==> flow/design.v <==
`timescale 1ns / 1ps
module apb_master(
    input pclk, presetn, pready, pslverr, 
    input [31:0] prdata,wdata,addr,
    input start,write,
    input [3:0] strb,
    input [2:0] prot,
    output reg psel,penable,pwrite,
    output reg [31:0] paddr,pwdata,
    output reg [3:0] pstrb,
    output reg [2:0] pprot,
    output reg done,error,
    output reg [31:0] rdata
    );
    parameter idle=2'b00,
              setup=2'b01,
              access=2'b10;
    reg [1:0] state, next;  
    always @(posedge pclk, negedge presetn) 
    begin
        if(!presetn) state<=idle;
        else state<=next;
    end 
    always @(*) begin
        case(state)
        idle: next = start?setup:idle;
        setup: next = access;
        access: next=pready?idle:access;
        default: next=idle;
    endcase    
    end 
    always @(posedge pclk,negedge presetn)
    begin
        if(!presetn) begin
        psel<=0;
        penable<=0;
        done<=0;
        error<=0;
        paddr <= 0;
        pwrite <= 0;
        pwdata <= 0;
        pstrb <= 0;
        pprot <= 0;
        rdata <= 0;
        end else begin
        case(state)
        idle: begin
            done<=0;
            error<=0;
            psel<=0;
            penable<=0;
        end
        setup: begin
            psel<=1;
            penable<=0;
            paddr<=addr;
            pwrite<=write;
            pwdata<=wdata;
            pstrb<=strb;
            pprot<=prot;
        end
        access: begin
            penable<=1;
            if(pready) begin
                done<=1;
                error<=pslverr;
                if(!write) rdata<=prdata;
            end
        end
    endcase
    end
    end      
endmodule
`timescale 1ns / 1ps
module apb_slave #(
    parameter base_addr = 32'h0000_0000
)(
    input         pclk,
    input         presetn,
    input         psel,
    input         penable,
    input         pwrite,
    input  [31:0] paddr,
    input  [31:0] pwdata,
    input  [3:0]  pstrb,
    input  [2:0]  pprot,
    output reg [31:0] prdata,
    output reg        pready,
    output reg        pslverr
);
    reg [31:0] regfile [0:3];
    wire [1:0] reg_sel    = paddr[3:2];
    wire       addr_valid = (paddr[31:4] == base_addr[31:4]);
    always @(posedge pclk or negedge presetn) begin
        if (!presetn) begin
            pready <= 0;
        end else begin
            pready <= (psel && penable);  
        end
    end
    always @(posedge pclk or negedge presetn) begin
        if (!presetn) begin
            pslverr <= 0;
        end else if (psel && penable) begin
            pslverr <= ~addr_valid;
        end else begin
            pslverr <= 0;
        end
    end
    always @(posedge pclk or negedge presetn) begin
        if (!presetn) begin
            regfile[0] <= 0;
            regfile[1] <= 0;
            regfile[2] <= 0;
            regfile[3] <= 0;
        end else if (psel && penable && pwrite && addr_valid) begin
            if (pstrb[0]) regfile[reg_sel][7:0]   <= pwdata[7:0];
            if (pstrb[1]) regfile[reg_sel][15:8]  <= pwdata[15:8];
            if (pstrb[2]) regfile[reg_sel][23:16] <= pwdata[23:16];
            if (pstrb[3]) regfile[reg_sel][31:24] <= pwdata[31:24];
        end
    end
    always @(posedge pclk or negedge presetn) begin
        if (!presetn) begin
            prdata <= 0;
        end else if (psel && penable && !pwrite && addr_valid) begin
            prdata <= regfile[reg_sel];
        end
    end
endmodule
`timescale 1ns / 1ps
module apb_top(
    input        pclk,
    input        presetn,
    input        start,
    input        write,
    input [31:0] addr,
    input [31:0] wdata,
    input [3:0]  strb,
    input [2:0]  prot,
    output [31:0] rdata,
    output        done,
    output        error
);
    wire        psel;
    wire        penable;
    wire        pwrite;
    wire [31:0] paddr;
    wire [31:0] pwdata;
    wire [3:0]  pstrb;
    wire [2:0]  pprot;
    wire [31:0] prdata_int;
    wire        pready_int;
    wire        pslverr_int;
    wire psel0 = psel && (paddr[31:12] == 20'h00000);   
    wire psel1 = psel && (paddr[31:12] == 20'h0001);   
    wire [31:0] prdata0;
    wire        pready0;
    wire        pslverr0;
    wire [31:0] prdata1;
    wire        pready1;
    wire        pslverr1;
    assign prdata_int = psel0 ? prdata0
                      : psel1 ? prdata1
                      : 32'h0000_0000;
    assign pready_int = psel0 ? pready0
                      : psel1 ? pready1
                      : penable;
    assign pslverr_int= psel0 ? pslverr0
                      : psel1 ? pslverr1
                      : 1'b1;
    apb_master master (
        .pclk    (pclk),
        .presetn (presetn),
        .start   (start),
        .write   (write),
        .addr    (addr),
        .wdata   (wdata),
        .strb    (strb),
        .prot    (prot),
        .psel    (psel),
        .penable (penable),
        .pwrite  (pwrite),
        .paddr   (paddr),
        .pwdata  (pwdata),
        .pstrb   (pstrb),
        .pprot   (pprot),
        .done    (done),
        .error   (error),
        .rdata   (rdata),
        .prdata  (prdata_int),
        .pready  (pready_int),
        .pslverr (pslverr_int)
    );
    apb_slave #(.base_addr(32'h0000_0000)) slave0 (
        .pclk    (pclk),
        .presetn (presetn),
        .psel    (psel0),
        .penable (penable),
        .pwrite  (pwrite),
        .paddr   (paddr),
        .pwdata  (pwdata),
        .pstrb   (pstrb),
        .pprot   (pprot),
        .prdata  (prdata0),
        .pready  (pready0),
        .pslverr (pslverr0)
    );
    apb_slave #(.base_addr(32'h0000_1000)) slave1 (
        .pclk    (pclk),
        .presetn (presetn),
        .psel    (psel1),
        .penable (penable),
        .pwrite  (pwrite),
        .paddr   (paddr),
        .pwdata  (pwdata),
        .pstrb   (pstrb),
        .pprot   (pprot),
        .prdata  (prdata1),
        .pready  (pready1),
        .pslverr (pslverr1)
    );
endmodule
From RTL to reports: apb_top
Tool output for the design above, in the order of the flow.
Lines are those of the file above, counted from 1.
The mark n/a stands for no value.

set-up
  top = apb_top
  clock port = pclk
  cell library = sky130hd
  library corner = tt_025C_1v80

Word-level counts
Yosys after proc, flatten, opt, wreduce and memory -nomap, before mapping. Print and check cells are not counted.

cells by class
  eq/ne operators = 8
  multiplexer cells = 19
  bitwise operators = 3
  reductions and logical operators = 55

operators by type and width
  kind                                                   number
  parallel mux 32 bit (select 4 bit)                     2
  AND reduction 3 bit                                    33
  two-way mux 32 bit                                     2
  equality test 28 x 9 -> 1 bit (second input constant)  1
  zero test 28 bit                                       1
  equality test 20 x 1 -> 1 bit (second input constant)  1
  zero test 20 bit                                       1
  logical AND 1 bit                                      12
  two-way mux 1 bit                                      9
  parallel mux 1 bit (select 2 bit)                      4
  equality test 2 bit (second input constant)            3
  nonzero test 2 bit                                     3
  parallel mux 2 bit (select 3 bit)                      1
  equality test 2 x 1 -> 1 bit (second input constant)   2
  zero test 2 bit                                        2
  NOT 1 bit                                              3
  != test 2 bit (second input constant)                  1
  AND reduction 2 bit                                    1
  OR reduction 2 bit                                     1
  two-way mux 2 bit                                      1
  zero test 1 bit                                        1

storage and ports
  register bits after elaboration = 431
  bits of input ports = 75
  output and inout bits = 34
  cells after elaboration = 133

Depth
Longest topological path by Yosys (ltp), each cell counted once; first at word level (registers and memories cut), then after technology mapping (sequential cells cut; the memories' decode and read muxes count).

depth
  depth in word-level cells = 6
  ABC_AREA = 0
  gate-level depth with buffers = 7
  mapped depth without buffers = 4

After synthesis
The flow's flattened synthesis, as Yosys stat reports it; memories are mapped. The netlist is that of the ABC_AREA named above (0 if unset); the other value can give another one.

cell types
  cell                       number  area in all (um^2)
  sky130_fd_sc_hd__dfrtp_1   429     1.07E+04
  sky130_fd_sc_hd__mux2_2    387     4357.93
  sky130_fd_sc_hd__mux4_2    64      1.44E+03
  sky130_fd_sc_hd__nor3_4    32      520.499
  sky130_fd_sc_hd__o21ai_0   65      325.312
  sky130_fd_sc_hd__mux2i_1   32      320.307
  sky130_fd_sc_hd__or3_1     32      200.192
  sky130_fd_sc_hd__nand4_4   6       127.622
  sky130_fd_sc_hd__clkbuf_1  28      105.101
  sky130_fd_sc_hd__nand4_1   10      62.56
  sky130_fd_sc_hd__buf_6     5       56.304
  sky130_fd_sc_hd__buf_4     7       52.55
  sky130_fd_sc_hd__buf_1     12      45.043
  sky130_fd_sc_hd__and4_1    5       43.792
  sky130_fd_sc_hd__nor4_4    2       42.541
  sky130_fd_sc_hd__buf_2     7       35.034
  sky130_fd_sc_hd__nor3_2    3       30.029
  sky130_fd_sc_hd__a31o_2    3       26.275

Not listed: further types 23, cells in them 45.

synthesis totals
  mapped cells = 1174
  synthesis area = 0.0188231 mm^2
  sequential part of the area = 0.0107616 mm^2
  flip-flop cells = 430
  buffer cells = 59

By module: a second synthesis without flattening, with its own total; a netlist apart from the flattened one above.

unflattened totals
  cell total of the unflattened synthesis = 1146
  area total of the unflattened synthesis = 0.0191696 mm^2

Each row is one instance without its submodules.

modules
  module                       times used  cells  area (mm^2)  sequential area (mm^2)
  apb_slave #(base_addr=4096)  1           409    0.0071469    0.0040539
  apb_slave #(base_addr=0)     1           409    0.0071381    0.0040539
  apb_master                   1           243    0.0042603    0.0027789
  apb_top                      1           85     0.0006243    0

Timing after synthesis
Path of least setup slack by OpenSTA after synthesis, without wires, with an ideal clock, recovery checks aside; 20% of the period is set as input and as output delay. Where synthesis merged equal registers, the netlist keeps one of their names.

path after synthesis
  kind = flip-flop to flip-flop
  start point = register master.paddr[2]
  end point = register slave0.prdata[10]
  period = 4000 ps
  library setup time = 125 ps
  time at the first pin = 0 ps
  data arrival time = 1957 ps
  data required time = 3875 ps
  setup slack = 1918 ps
  delay of the path = 2082 ps
  stages on the path = 6
  buffers on the path = 3
  period reached after synthesis = 2082 ps

"delay of the path" = arrival - input delay + setup time.
"stages on the path" counts driving pins, that of a launching flip-flop among them; a cell with two outputs on the path counts twice.
"period reached after synthesis" = period - worst setup slack (recovery checks aside). The figure is calculated, with input and output delays left at 20% of the set period.
Between the ends stands the longest chain of elaborated cells between them, by number of cells; it is not shown to be the way that was timed. Of several equally long chains one is given.
Each line given opens the expression or statement behind the cell; cells for indexed reads and writes are added by Yosys, which also makes memories of some case tables.

between the ends, after synthesis
  path through = sky130_fd_sc_hd__dfrtp_1 sky130_fd_sc_hd__buf_2 sky130_fd_sc_hd__buf_4 sky130_fd_sc_hd__buf_1 sky130_fd_sc_hd__mux4_2 sky130_fd_sc_hd__mux2_2
  length of the longest elaborated chain = 2
  elaborated cells between the ends (all ways) = 5
  classes of those cells = eq/ne (3); mux (1); reduce/logical (1)

ends and longest elaborated chain, after synthesis
  element                             line  source
  from (decl)                         9     output reg [31:0] paddr,pwdata,
  from (assign)                       39    paddr <= 0;
  from (assign)                       56    paddr<=addr;
  equality test 2 bit                 127   prdata <= regfile[reg_sel];
  parallel mux 32 bit (select 4 bit)  127
  to (assign)                         125   prdata <= 0;
  to (assign)                         127
  to (decl)                           87    output reg [31:0] prdata,

Path in the finished layout
From the final timing report of job 1: the path of least setup slack in the routed layout; clock arrival at registers is part of the times.
The report prints the path's times to 10 ps; the period is as set.

path after layout
  kind = flip-flop to flip-flop
  start point = register master.paddr[26]
  end point = register slave0.prdata[24]
  period = 4000 ps
  library setup time = 70 ps
  time at the first pin = 600 ps
  data arrival time = 3330 ps
  data required time = 4480 ps
  setup slack = 1150 ps
  stages on the path = 7
  buffers on the path = 2

Between the ends stands the longest chain of elaborated cells between them, by number of cells; it is not shown to be the way that was timed. Of several equally long chains one is given.

between the ends, after layout
  path through = sky130_fd_sc_hd__dfrtp_1 sky130_fd_sc_hd__nor3_2 sky130_fd_sc_hd__nand2b_2 sky130_fd_sc_hd__buf_4 sky130_fd_sc_hd__nor3_4 sky130_fd_sc_hd__buf_4 sky130_fd_sc_hd__mux2_2
  length of the longest elaborated chain = 5
  elaborated cells between the ends (all ways) = 6
  classes of those cells = reduce/logical (6)

ends and longest elaborated chain, after layout
  element                         line  source
  from (decl)                     9     output reg [31:0] paddr,pwdata,
  from (assign)                   39    paddr <= 0;
  from (assign)                   56    paddr<=addr;
  zero test 20 bit                155   wire psel0 = psel && (paddr[31:12] == 20'h00000);
  logical AND 1 bit               155
  logical AND 1 bit (3 in a row)  126   end else if (psel && penable && !pwrite && addr_valid) begin
  to (assign)                     125   prdata <= 0;
  to (assign)                     127   prdata <= regfile[reg_sel];
  to (decl)                       87    output reg [31:0] prdata,

Appendix: measured runs

Flow measurements of apb_top on sky130hd: 2 stored runs with different settings, listed in no order. Input and output delays are each 20% of the period that was set; the output load is 0.01 pF.
"achieved clock period": clock period set for the run, less the worst setup slack. It is reckoned from that one timing run; input and output delays stay at 20% of the period that was set.

Job 1
==> flow/run.sh <==
#!/bin/bash
# the make line also repeats the synthesis and layout settings of config.mk as NAME=value (left out here)
make -C /OpenROAD-flow-scripts/flow DESIGN_CONFIG=/design/flow/config.mk WORK_HOME=/design/flow/orfs CLKGATE_MAP_FILE= finish
==> flow/config.mk <==
export PLATFORM = sky130hd
export DESIGN_NAME = apb_top
export DESIGN_NICKNAME = apb_top
export VERILOG_FILES = /design/flow/design.v
export SDC_FILE = /design/flow/constraint.sdc
export NUM_CORES = 4
export LEC_CHECK = 0
export ABC_AREA = 0
export CAP_MARGIN = 20
export CORE_MARGIN = 2
export CORE_UTILIZATION = 40
export CTS_CLUSTER_DIAMETER = 293
export CTS_CLUSTER_SIZE = 91
export HOLD_SLACK_MARGIN = 0.06
export MIN_ROUTING_LAYER = met1
export SETUP_SLACK_MARGIN = 1.01
export SLEW_MARGIN = 20
==> flow/constraint.sdc <==
create_clock -name core_clock -period 4.0 [get_ports {pclk}]
set_input_delay 0.8000 -clock core_clock [delete_from_list [all_inputs] [get_ports {pclk}]]
set_output_delay 0.8000 -clock core_clock [all_outputs]
set_load 0.01 [all_outputs]

==> results of job 1 <==
chip area after synthesis (Yosys): 0.0188231 mm^2
die area: 0.0488079 mm^2
standard-cell area of the final layout: 0.0209138 mm^2
utilization: 0.45
worst setup slack after layout: 1154 ps
total negative slack: 0 ps
achieved clock period: 2846 ps

Job 2
==> flow/run.sh <==
#!/bin/bash
# the make line also repeats the synthesis and layout settings of config.mk as NAME=value (left out here)
make -C /OpenROAD-flow-scripts/flow DESIGN_CONFIG=/design/flow/config.mk WORK_HOME=/design/flow/orfs CLKGATE_MAP_FILE= finish
==> flow/config.mk <==
export PLATFORM = sky130hd
export DESIGN_NAME = apb_top
export DESIGN_NICKNAME = apb_top
export VERILOG_FILES = /design/flow/design.v
export SDC_FILE = /design/flow/constraint.sdc
export NUM_CORES = 4
export LEC_CHECK = 0
export ABC_AREA = 1
export CAP_MARGIN = 20
export CELL_PAD_IN_SITES_GLOBAL_PLACEMENT = 2
export CORE_ASPECT_RATIO = 1.78
export CORE_MARGIN = 2
export CORE_UTILIZATION = 31
export GPL_TIMING_DRIVEN = 1
export PLACE_DENSITY = 0.61
export SETUP_SLACK_MARGIN = 0.03
export SLEW_MARGIN = 30
==> flow/constraint.sdc <==
create_clock -name core_clock -period 2.46 [get_ports {pclk}]
set_input_delay 0.4920 -clock core_clock [delete_from_list [all_inputs] [get_ports {pclk}]]
set_output_delay 0.4920 -clock core_clock [all_outputs]
set_load 0.01 [all_outputs]

==> results of job 2 <==
chip area after synthesis (Yosys): 0.017951 mm^2
die area: 0.0599278 mm^2
standard-cell area of the final layout: 0.0217471 mm^2
utilization: 0.38
worst setup slack after layout: 253 ps
total negative slack: 0 ps
achieved clock period: 2207 ps
